==> flow/design.v <==
module spi_slave_interface #(
    parameter integer WIDTH = 16
)(
    input  logic clk,                
    input  logic rst,                
    input  logic sclk,              
    input  logic cs_n,              
    input  logic mosi,              
    output logic miso,              
    output logic wr_en,                             
    output logic [15:0] addr,                       
    output logic signed [WIDTH-1:0] wr_data,        
    input  logic signed [WIDTH-1:0] rd_data         
);
    typedef enum logic [1:0] {
        IDLE,
        SHIFT_IN,
        SHIFT_OUT
    } spi_state_t;
    spi_state_t state, next_state;
    logic [5:0] bit_count;
    logic [31:0] shift_reg;          
    logic [WIDTH-1:0] read_buffer;   
    logic [1:0] sclk_sync;
    logic sclk_rising, sclk_falling;
    always_ff @(posedge clk or posedge rst) begin
        if (rst) begin
            sclk_sync <= 2'b00;
        end else begin
            sclk_sync <= {sclk_sync[0], sclk};
        end
    end
    assign sclk_rising  = (sclk_sync == 2'b01);
    assign sclk_falling = (sclk_sync == 2'b10);
    always_ff @(posedge clk or posedge rst) begin
        if (rst) begin
            state <= IDLE;
        end else begin
            state <= next_state;
        end
    end
    always_comb begin
        next_state = state;
        case (state)
            IDLE: begin
                if (!cs_n) begin
                    next_state = SHIFT_IN;
                end
            end
            SHIFT_IN: begin
                if (bit_count == 6'd32) begin
                    next_state = SHIFT_OUT;
                end
            end
            SHIFT_OUT: begin
                if (cs_n) begin
                    next_state = IDLE;
                end
            end
            default: begin
                next_state = IDLE;
            end
        endcase
    end
    always_ff @(posedge clk or posedge rst) begin
        if (rst) begin
            shift_reg <= 32'd0;
            bit_count <= 6'd0;
        end else if (cs_n) begin
            shift_reg <= 32'd0;
            bit_count <= 6'd0;
        end else if (state == SHIFT_IN) begin
            if (sclk_rising) begin
                shift_reg <= {shift_reg[30:0], mosi};
                bit_count <= bit_count + 1;
            end
        end else if (state != SHIFT_IN) begin
            bit_count <= 6'd0;
        end
    end
    always_ff @(posedge clk or posedge rst) begin
        if (rst) begin
            wr_en   <= 1'b0;
            addr    <= 16'd0;
            wr_data <= '0;
        end else begin
            wr_en <= 1'b0;  
            if (state == SHIFT_IN && bit_count == 6'd32) begin
                addr    <= shift_reg[30:16];
                wr_data <= shift_reg[15:0];
                if (!shift_reg[31]) begin  
                    wr_en <= 1'b1;
                end
            end
        end
    end
    logic rd_pending;
    always_ff @(posedge clk or posedge rst) begin
        if (rst) begin
            rd_pending <= 1'b0;
        end else begin
            rd_pending <= (state == SHIFT_IN && bit_count == 6'd32 && shift_reg[31]);
        end
    end
    always_ff @(posedge clk or posedge rst) begin
        if (rst) begin
            read_buffer <= '0;
        end else begin
            if (rd_pending) begin
                read_buffer <= rd_data;
            end else if (state == SHIFT_OUT && sclk_falling) begin
                read_buffer <= {read_buffer[WIDTH-2:0], 1'b0};
            end
        end
    end
    always_ff @(posedge clk or posedge rst) begin
        if (rst) begin
            miso <= 1'b0;
        end else begin
            if (state == SHIFT_OUT && shift_reg[31]) begin
                miso <= read_buffer[WIDTH-1];
            end else begin
                miso <= 1'b0;
            end
        end
    end
endmodule
module parameter_register_file #(
    parameter integer WIDTH = 16,
    parameter integer NUM_NEURONS_LAYER_1 = 4,
    parameter integer NUM_NEURONS_LAYER_2 = 3
)(
    input  logic clk,
    input  logic rst,
    input  logic wr_en,
    input  logic [15:0] addr,
    input  logic signed [WIDTH-1:0] wr_data,
    output logic signed [WIDTH-1:0] rd_data,
    output logic signed [WIDTH-1:0] threshold,
    output logic signed [WIDTH-1:0] leak,
    output logic signed [WIDTH-1:0] reset_potential,
    output logic signed [WIDTH-1:0] refractory_cycles,
    output logic [NUM_NEURONS_LAYER_1-1:0][NUM_NEURONS_LAYER_2-1:0][WIDTH-1:0] synaptic_weights
);
    logic signed [WIDTH-1:0] threshold_reg, leak_reg, reset_reg, refractory_reg;
    logic [NUM_NEURONS_LAYER_1-1:0][NUM_NEURONS_LAYER_2-1:0][WIDTH-1:0] weight_mem;
    int w_idx, w_i, w_j;
    assign w_idx = addr - 16'h1000;
    assign w_i   = w_idx / NUM_NEURONS_LAYER_2;
    assign w_j   = w_idx % NUM_NEURONS_LAYER_2;
    always_ff @(posedge clk or posedge rst) begin
        if (rst) begin
            threshold_reg   <= 16'd1000;
            leak_reg        <= 16'd10;
            reset_reg       <= 16'd0;
            refractory_reg  <= 16'd10;
            for (int m = 0; m < NUM_NEURONS_LAYER_1; m++) begin
                for (int n = 0; n < NUM_NEURONS_LAYER_2; n++) begin
                    weight_mem[m][n] <= '0;
                end
            end
        end else if (wr_en) begin
            case (addr)
                16'h0000: threshold_reg  <= wr_data;
                16'h0001: leak_reg       <= wr_data;
                16'h0002: reset_reg      <= wr_data;
                16'h0003: refractory_reg <= wr_data;
                default: begin
                    if (addr >= 16'h1000 && addr < 16'h1000 + NUM_NEURONS_LAYER_1 * NUM_NEURONS_LAYER_2) begin
                        weight_mem[w_i][w_j] <= wr_data;
                    end
                end
            endcase
        end
    end
    always_comb begin
        case (addr)
            16'h0000: rd_data = threshold_reg;
            16'h0001: rd_data = leak_reg;
            16'h0002: rd_data = reset_reg;
            16'h0003: rd_data = refractory_reg;
            default: begin
                if (addr >= 16'h1000 && addr < 16'h1000 + NUM_NEURONS_LAYER_1 * NUM_NEURONS_LAYER_2) begin
                    rd_data = weight_mem[w_i][w_j];
                end else begin
                    rd_data = '0;
                end
            end
        endcase
    end
    assign threshold          = threshold_reg;
    assign leak               = leak_reg;
    assign reset_potential    = reset_reg;
    assign refractory_cycles  = refractory_reg;
    assign synaptic_weights   = weight_mem;
endmodule
module lif_neuron #(
    parameter integer WIDTH = 16
)(
    input  logic                      clk,
    input  logic                      rst,
    input  logic signed [WIDTH-1:0]   input_current,
    input  logic signed [WIDTH-1:0]   threshold,
    input  logic signed [WIDTH-1:0]   leak,
    input  logic signed [WIDTH-1:0]   reset_potential,
    input  logic signed [WIDTH-1:0]   refractory_cycles,
    output reg                        spike
);
    localparam signed [WIDTH-1:0] MAX_POTENTIAL = 2**(WIDTH-1) - 1;
    localparam signed [WIDTH-1:0] MIN_POTENTIAL = -(2**(WIDTH-1));
    logic signed [WIDTH-1:0] membrane_potential;
    logic [WIDTH-1:0] refractory_counter;
    logic in_refractory;
    logic signed [WIDTH:0] extended_sum;   
    logic signed [WIDTH-1:0] next_potential;
    logic spike_next;
    always_comb begin
        extended_sum = $signed(membrane_potential) + $signed(input_current) - $signed(leak);
        if (extended_sum > MAX_POTENTIAL)
            next_potential = MAX_POTENTIAL;
        else if (extended_sum < MIN_POTENTIAL)
            next_potential = MIN_POTENTIAL;
        else
            next_potential = extended_sum[WIDTH-1:0];
        spike_next = (!in_refractory && next_potential >= threshold);
    end
    always_ff @(posedge clk or posedge rst) begin
        if (rst) begin
            membrane_potential <= 0;
            spike <= 0;
            refractory_counter <= 0;
            in_refractory <= 0;
        end else begin
            spike <= 0;
            if (in_refractory) begin
                if (refractory_counter == 0)
                    in_refractory <= 0;
                else
                    refractory_counter <= refractory_counter - 1;
            end else begin
                if (spike_next) begin
                    spike <= 1;
                    membrane_potential <= reset_potential;
                    in_refractory <= 1;
                    refractory_counter <= refractory_cycles - 1;
                end else begin
                    membrane_potential <= next_potential;
                end
            end
        end
    end
endmodule
module fully_connected_neural_network #(
    parameter integer WIDTH = 16,
    parameter integer NUM_NEURONS_LAYER_1 = 4,
    parameter integer NUM_NEURONS_LAYER_2 = 3
)(
    input  logic clk,
    input  logic rst,
    input  logic signed [WIDTH-1:0] input_current,
    input  logic signed [WIDTH-1:0] threshold,
    input  logic signed [WIDTH-1:0] leak,
    input  logic signed [WIDTH-1:0] reset_potential,
    input  logic signed [WIDTH-1:0] refractory_cycles,
    input  logic [NUM_NEURONS_LAYER_1-1:0][NUM_NEURONS_LAYER_2-1:0][WIDTH-1:0] synaptic_weights,
    output logic [NUM_NEURONS_LAYER_2-1:0] spikes_layer_2
);
    logic spike_layer_1 [NUM_NEURONS_LAYER_1-1:0];
    logic signed [WIDTH-1:0] input_current_layer_2 [NUM_NEURONS_LAYER_2-1:0];
    logic spike_layer_2_int [NUM_NEURONS_LAYER_2-1:0];
    genvar i;
    generate
        for (i = 0; i < NUM_NEURONS_LAYER_1; i++) begin : layer_1_neurons
            lif_neuron #(
                .WIDTH(WIDTH)
            ) neuron_layer_1 (
                .clk(clk),
                .rst(rst),
                .input_current(input_current),
                .threshold(threshold),
                .leak(leak),
                .reset_potential(reset_potential),
                .refractory_cycles(refractory_cycles),
                .spike(spike_layer_1[i])
            );
        end
    endgenerate
    always_comb begin
        integer j, k;
        for (j = 0; j < NUM_NEURONS_LAYER_2; j++) begin
            input_current_layer_2[j] = 0;
            for (k = 0; k < NUM_NEURONS_LAYER_1; k++) begin
                if (spike_layer_1[k]) begin
                    input_current_layer_2[j] += synaptic_weights[k][j];
                end
            end
        end
    end
    generate
        for (i = 0; i < NUM_NEURONS_LAYER_2; i++) begin : layer_2_neurons
            lif_neuron #(
                .WIDTH(WIDTH)
            ) neuron_layer_2 (
                .clk(clk),
                .rst(rst),
                .input_current(input_current_layer_2[i]),
                .threshold(threshold),
                .leak(leak),
                .reset_potential(reset_potential),
                .refractory_cycles(refractory_cycles),
                .spike(spike_layer_2_int[i])
            );
        end
    endgenerate
    always_ff @(posedge clk or posedge rst) begin
        if (rst) begin
            spikes_layer_2 <= '0;
        end else begin
            for (int s = 0; s < NUM_NEURONS_LAYER_2; s++) begin
                spikes_layer_2[s] <= spike_layer_2_int[s];
            end
        end
    end
endmodule
module top #(
    parameter integer WIDTH = 16,
    parameter integer NUM_NEURONS_LAYER_1 = 4,
    parameter integer NUM_NEURONS_LAYER_2 = 3
)(
    input  logic clk,
    input  logic rst,
    input  logic sclk,
    input  logic cs_n,
    input  logic mosi,
    output logic miso,
    input  logic signed [WIDTH-1:0] input_current,
    output logic [NUM_NEURONS_LAYER_2-1:0] spikes
);
    logic wr_en;
    logic [15:0] addr;
    logic signed [WIDTH-1:0] wr_data;
    logic signed [WIDTH-1:0] rd_data;
    logic signed [WIDTH-1:0] threshold;
    logic signed [WIDTH-1:0] leak;
    logic signed [WIDTH-1:0] reset_potential;
    logic signed [WIDTH-1:0] refractory_cycles;
    logic [NUM_NEURONS_LAYER_1-1:0][NUM_NEURONS_LAYER_2-1:0][WIDTH-1:0] synaptic_weights;
    spi_slave_interface #(
        .WIDTH(WIDTH)
    ) spi_inst (
        .clk(clk),
        .rst(rst),
        .sclk(sclk),
        .cs_n(cs_n),
        .mosi(mosi),
        .miso(miso),
        .wr_en(wr_en),
        .addr(addr),
        .wr_data(wr_data),
        .rd_data(rd_data)
    );
    parameter_register_file #(
        .WIDTH(WIDTH),
        .NUM_NEURONS_LAYER_1(NUM_NEURONS_LAYER_1),
        .NUM_NEURONS_LAYER_2(NUM_NEURONS_LAYER_2)
    ) reg_file (
        .clk(clk),
        .rst(rst),
        .wr_en(wr_en),
        .addr(addr),
        .wr_data(wr_data),
        .rd_data(rd_data),
        .threshold(threshold),
        .leak(leak),
        .reset_potential(reset_potential),
        .refractory_cycles(refractory_cycles),
        .synaptic_weights(synaptic_weights)
    );
    fully_connected_neural_network #(
        .WIDTH(WIDTH),
        .NUM_NEURONS_LAYER_1(NUM_NEURONS_LAYER_1),
        .NUM_NEURONS_LAYER_2(NUM_NEURONS_LAYER_2)
    ) nn_inst (
        .clk(clk),
        .rst(rst),
        .input_current(input_current),
        .threshold(threshold),
        .leak(leak),
        .reset_potential(reset_potential),
        .refractory_cycles(refractory_cycles),
        .synaptic_weights(synaptic_weights),
        .spikes_layer_2(spikes)
    );
endmodule
# Reports on top
# What the tools print for top, step after step.
# Line numbers count from 1 in the design file above.
# Operators: Yosys type, input widths -> output width; for muxes data width and select width s.
# Library cell names are shortened.
# A cell with n/a has no value.
# inputs
design,top
clock,clk
library,sky130hd
pvt_corner,tt_025C_1v80

# Elaborated design
# Yosys after proc, flatten, opt, wreduce and memory -nomap, before mapping. Print and check cells are not counted. Equal cells are merged and count once.
# word_totals
ff_bits,589
inputBits,21
elab_cells,287
out_inout_bits,4
# op_classes
n_addsub,35
n_mul,1
reduce_and_logical,55
shift,3
div_mod_pow,2
eq_ne,20
muxes,100
n_cmp,23
logic,4
# ops
operator,count
$mux 16,57
$shift 16x33->192,1
$shift 16x33->192 const A,1
$and 192x192->192,1
$or 192x192->192,1
$shiftx 192x32->16,1
$not 192->192,1
$add 16x16->16,9
$logic_not 16->1,8
$add 16x16->17,7
$sub 17x16->17,7
$gt 17x16->1 const B,7
$lt 17x16->1 const B,7
$sub 16x1->16 const B,7
$ge 16x16->1,7
$div 32x3->32 const B,1
$mod 32x3->32 const B,1
$mul 32x3->28 const B,1
$mux 32,3
$pmux 16 s4,1
$neg 32->33,1
$add 32x32->32,1
$mux 1,31
$eq 15x2->1 const B,2
$reduce_and 2->1,13
$mux 6,4
$reduce_bool 2->1,10
$ne 2x2->1 const B,9
# Not listed: further kinds 20, cells in them 43.

# Longest topological paths
# Depth = most cells in a row (Yosys ltp): at word level without a register or memory, in the mapped netlist without a sequential cell, where the memories' decode and read muxes count.
# logic_depth
depth_word,16
abc_area,0
ltp_mapped,75
mapped_depth_nobuf,66

# Netlist
# The flow's flattened synthesis, as Yosys stat reports it; memories are mapped. The netlist is that of the ABC_AREA named above (0 if unset); the other value can give another one.
# The area totals of this step are shown rounded.
# by_type
type,count,type_area_um2
dfrtp_1,579,1.45E+04
ha_1,467,5.84E+03
mux2_2,240,2.7E+03
a21oi_1,512,2.56E+03
xnor2_1,286,2.5E+03
fa_1,123,2.46E+03
o21ai_0,441,2.21E+03
inv_1,569,2.14E+03
mux2i_1,161,1.61E+03
nand2_1,398,1.49E+03
mux2_4,72,1.08E+03
mux4_2,48,1.08E+03
o21bai_1,134,1.01E+03
nor2_1,255,957.168
clkbuf_1,187,701.923
nand3_1,139,695.667
xor2_1,72,630.605
o22ai_1,74,462.944
# Other cell types: 83; their cells: 893.
# synth_totals
stdcells,5650
n_buf,261
ffs,590
yosys_area_um2,51580
seq_area_um2,14780
# By module: a second synthesis without flattening, with its own total; a netlist apart from the flattened one above.
# hier_totals
cells_unflattened,6888
area_unflattened_um2,59040
# Rows give one instance, submodules left out.
# by_module
module,cells,n_inst,area_um2,seq_area_um2
lif_neuron (WIDTH=16),505,7,4070,850.8
parameter_register_file,1927,1,18860,6419
fully_connected_neural_network,1088,1,7823,75.1
spi_slave_interface (WIDTH=16),338,1,3869,2328
top,0,1,0.0,0.0

# Worst setup path after synthesis
# OpenSTA on the mapped netlist: ideal clock, no wires. The path of least setup slack (recovery checks aside). Input and output delay are each 20% of the period. Register names are those of the netlist, which keeps one name where synthesis merged equal registers.
# synth_timing
path_kind,register to register
start,register spi_inst.addr[0]
end,register reg_file.weight_mem
tclk_ns,14.0
delay_ns,13.335
launch_ns,0.000
path_buffers,7
path_slack_ns,0.665
setup_time_ns,0.128
required_ns,13.872
stages,70
arrival_ns,13.207
synth_period_reached_ns,13.335
# "delay_ns" is the arrival time less input delay plus setup time.
# "stages": output pins that drive a net of the path, with the launching flip-flop's if there is one; two outputs of one cell count as two.
# "synth_period_reached_ns" = period - worst setup slack (recovery checks aside). The figure is calculated, with input and output delays left at 20% of the set period.
# Where an end lacks its bit number, it is one bit of the signal, or one of the new flip-flops if synthesis recoded a state register.
# Between the ends stands the longest chain of elaborated cells between them, by number of cells; it is not shown to be the way that was timed. Of several equally long chains one is given.
# A line is the first line of the expression or statement that the cell stems from. Yosys adds cells for indexed reads and writes and turns some case tables into memories.
# synth_via
cell_sequence,dfrtp_1 inv_1 ha_1 or3b_2 o31ai_1 a221oi_1 a221o_1 a221oi_2 buf_4 nand3_1 o311a_1 and2_4 o21ai_2 o21ai_2 a21oi_4 inv_2 ha_1 inv_1 [34 not listed] nor2b_1 xnor2_1 ha_1 o211ai_1 o21ai_0 a21o_1 a21oi_1 xnor2_1 o41ai_1 nor4_1 o211ai_1 a311o_1 nor4_2 buf_6 and4_1 buf_4 buf_8 mux2_1
elab_chain_cells,9
cone_cells,21
cone_classes,3 x add/sub; 1 x mul; 2 x div; 2 x compare; 3 x eq/ne; 2 x shift; 4 x logic; 4 x reduce/logical
# synth_lines
element,line_no,rtl
from (decl),11,"output logic [15:0] addr,"
from (assign),84,addr    <= 16'd0;
from (assign),89,addr    <= shift_reg[30:16];
$sub 15x13->16,148,assign w_idx = addr - 16'h1000;
$div 32x3->32,149,assign w_i   = w_idx / NUM_NEURONS_LAYER_2;
$mul 32x3->28,170,weight_mem[w_i][w_j] <= wr_data;
$add 32x32->32,170,
$neg 32->33,170,
$shift 16x33->192,170,
$not 192->192,170,
$and 192x192->192,170,
$or 192x192->192,170,
to (assign),159,weight_mem[m][n] <= '0;
to (assign),170,
to (decl),146,logic [NUM_NEURONS_LAYER_1-1:0][NUM_NEURONS_LAYER_2-1:0][WIDTH-1:0] weight_mem;

# Path in the finished layout
# From the final timing report of run 1: the path of least setup slack in the routed layout; clock arrival at registers is part of the times.
# layout_timing
path_kind,register to register
start,register spi_inst.addr[0]
end,register reg_file.weight_mem
launch_ns,0.63
path_buffers,4
arrival_ns,15.03
required_ns,17.91
tclk_ns,17.4
stages,68
setup_time_ns,0.12
path_slack_ns,2.89
# Where an end lacks its bit number, it is one bit of the signal, or one of the new flip-flops if synthesis recoded a state register.
# Between the ends stands the longest chain of elaborated cells between them, by number of cells; it is not shown to be the way that was timed. Of several equally long chains one is given.
# layout_via
cell_sequence,dfrtp_1 inv_1 ha_2 nor3b_4 buf_4 a41oi_2 xor2_4 xnor2_1 a221o_1 a221o_2 nor3_2 nor4_4 or2_4 o21ai_4 o21ai_2 a21oi_4 inv_2 ha_2 [32 not listed] nor2b_1 xnor2_1 ha_1 nor3b_1 nor2_1 o21bai_1 a21o_1 a21o_1 a21oi_1 xor2_1 xnor2_1 xnor2_1 mux2i_2 mux2i_4 buf_4 and4_1 buf_8 mux2_1
elab_chain_cells,9
cone_cells,21
cone_classes,3 x add/sub; 1 x mul; 2 x div; 2 x compare; 3 x eq/ne; 2 x shift; 4 x logic; 4 x reduce/logical
# layout_lines
element,line_no,rtl
from (decl),11,"output logic [15:0] addr,"
from (assign),84,addr    <= 16'd0;
from (assign),89,addr    <= shift_reg[30:16];
$sub 15x13->16,148,assign w_idx = addr - 16'h1000;
$div 32x3->32,149,assign w_i   = w_idx / NUM_NEURONS_LAYER_2;
$mul 32x3->28,170,weight_mem[w_i][w_j] <= wr_data;
$add 32x32->32,170,
$neg 32->33,170,
$shift 16x33->192,170,
$not 192->192,170,
$and 192x192->192,170,
$or 192x192->192,170,
to (assign),159,weight_mem[m][n] <= '0;
to (assign),170,
to (decl),146,logic [NUM_NEURONS_LAYER_1-1:0][NUM_NEURONS_LAYER_2-1:0][WIDTH-1:0] weight_mem;

# Settings and measured results of 6 stored flow runs for module top (sky130hd), not sorted in any way. The constraints put input and output delay at 20% of the set period each and load the outputs with 0.01 pF.
# By "period_less_ws_ns" is meant the clock period of the run minus its worst setup slack. This is arithmetic on one report: input and output delays are still those of the set period (20% each).
# Results are given in rounded form.
# Among the settings, -- means not set for that run.
run name,ABC_AREA,CAP_MARGIN,CELL_PAD_IN_SITES_DETAIL_PLACEMENT,CELL_PAD_IN_SITES_GLOBAL_PLACEMENT,CORE_MARGIN,CORE_UTILIZATION,PLACE_DENSITY_LB_ADDON,SETUP_SLACK_MARGIN,period_ns,SLEW_MARGIN,GPL_ROUTABILITY_DRIVEN,GPL_TIMING_DRIVEN,CTS_CLUSTER_SIZE,HOLD_SLACK_MARGIN,CORE_ASPECT_RATIO,layout_utilization_pct,final_setup_ws_ns,dieArea_um2,synth_chip_area_um2,finish.stdcell_area_um2,period_less_ws_ns
run 1,0,30,0,2,3,56,0.01,1.68,17.4,20,--,--,--,--,--,62.0,2.886,95790,51580,56270,14.514
run 2,1,40,--,3,2,40,0.26,--,14.0,5,0,0,--,--,--,45.0,0.594,131200,51320,57340,13.406
run 3,1,40,--,3,2,40,0.26,--,16.4,5,0,0,57,0.08,--,44.7,2.272,131200,51320,56960,14.128
run 4,--,20,--,--,2,40,--,0.93,13.4,20,--,--,--,--,--,45.7,1.164,131800,51580,58440,12.236
run 5,0,20,--,1,2,40,0.11,--,22.4,20,1,0,--,-0.03,1.26,44.6,5.452,131900,51580,56930,16.948
run 6,1,40,--,3,2,22,0.26,1.81,16.4,5,1,0,57,0.08,--,25.8,3.079,237200,51320,59900,13.321
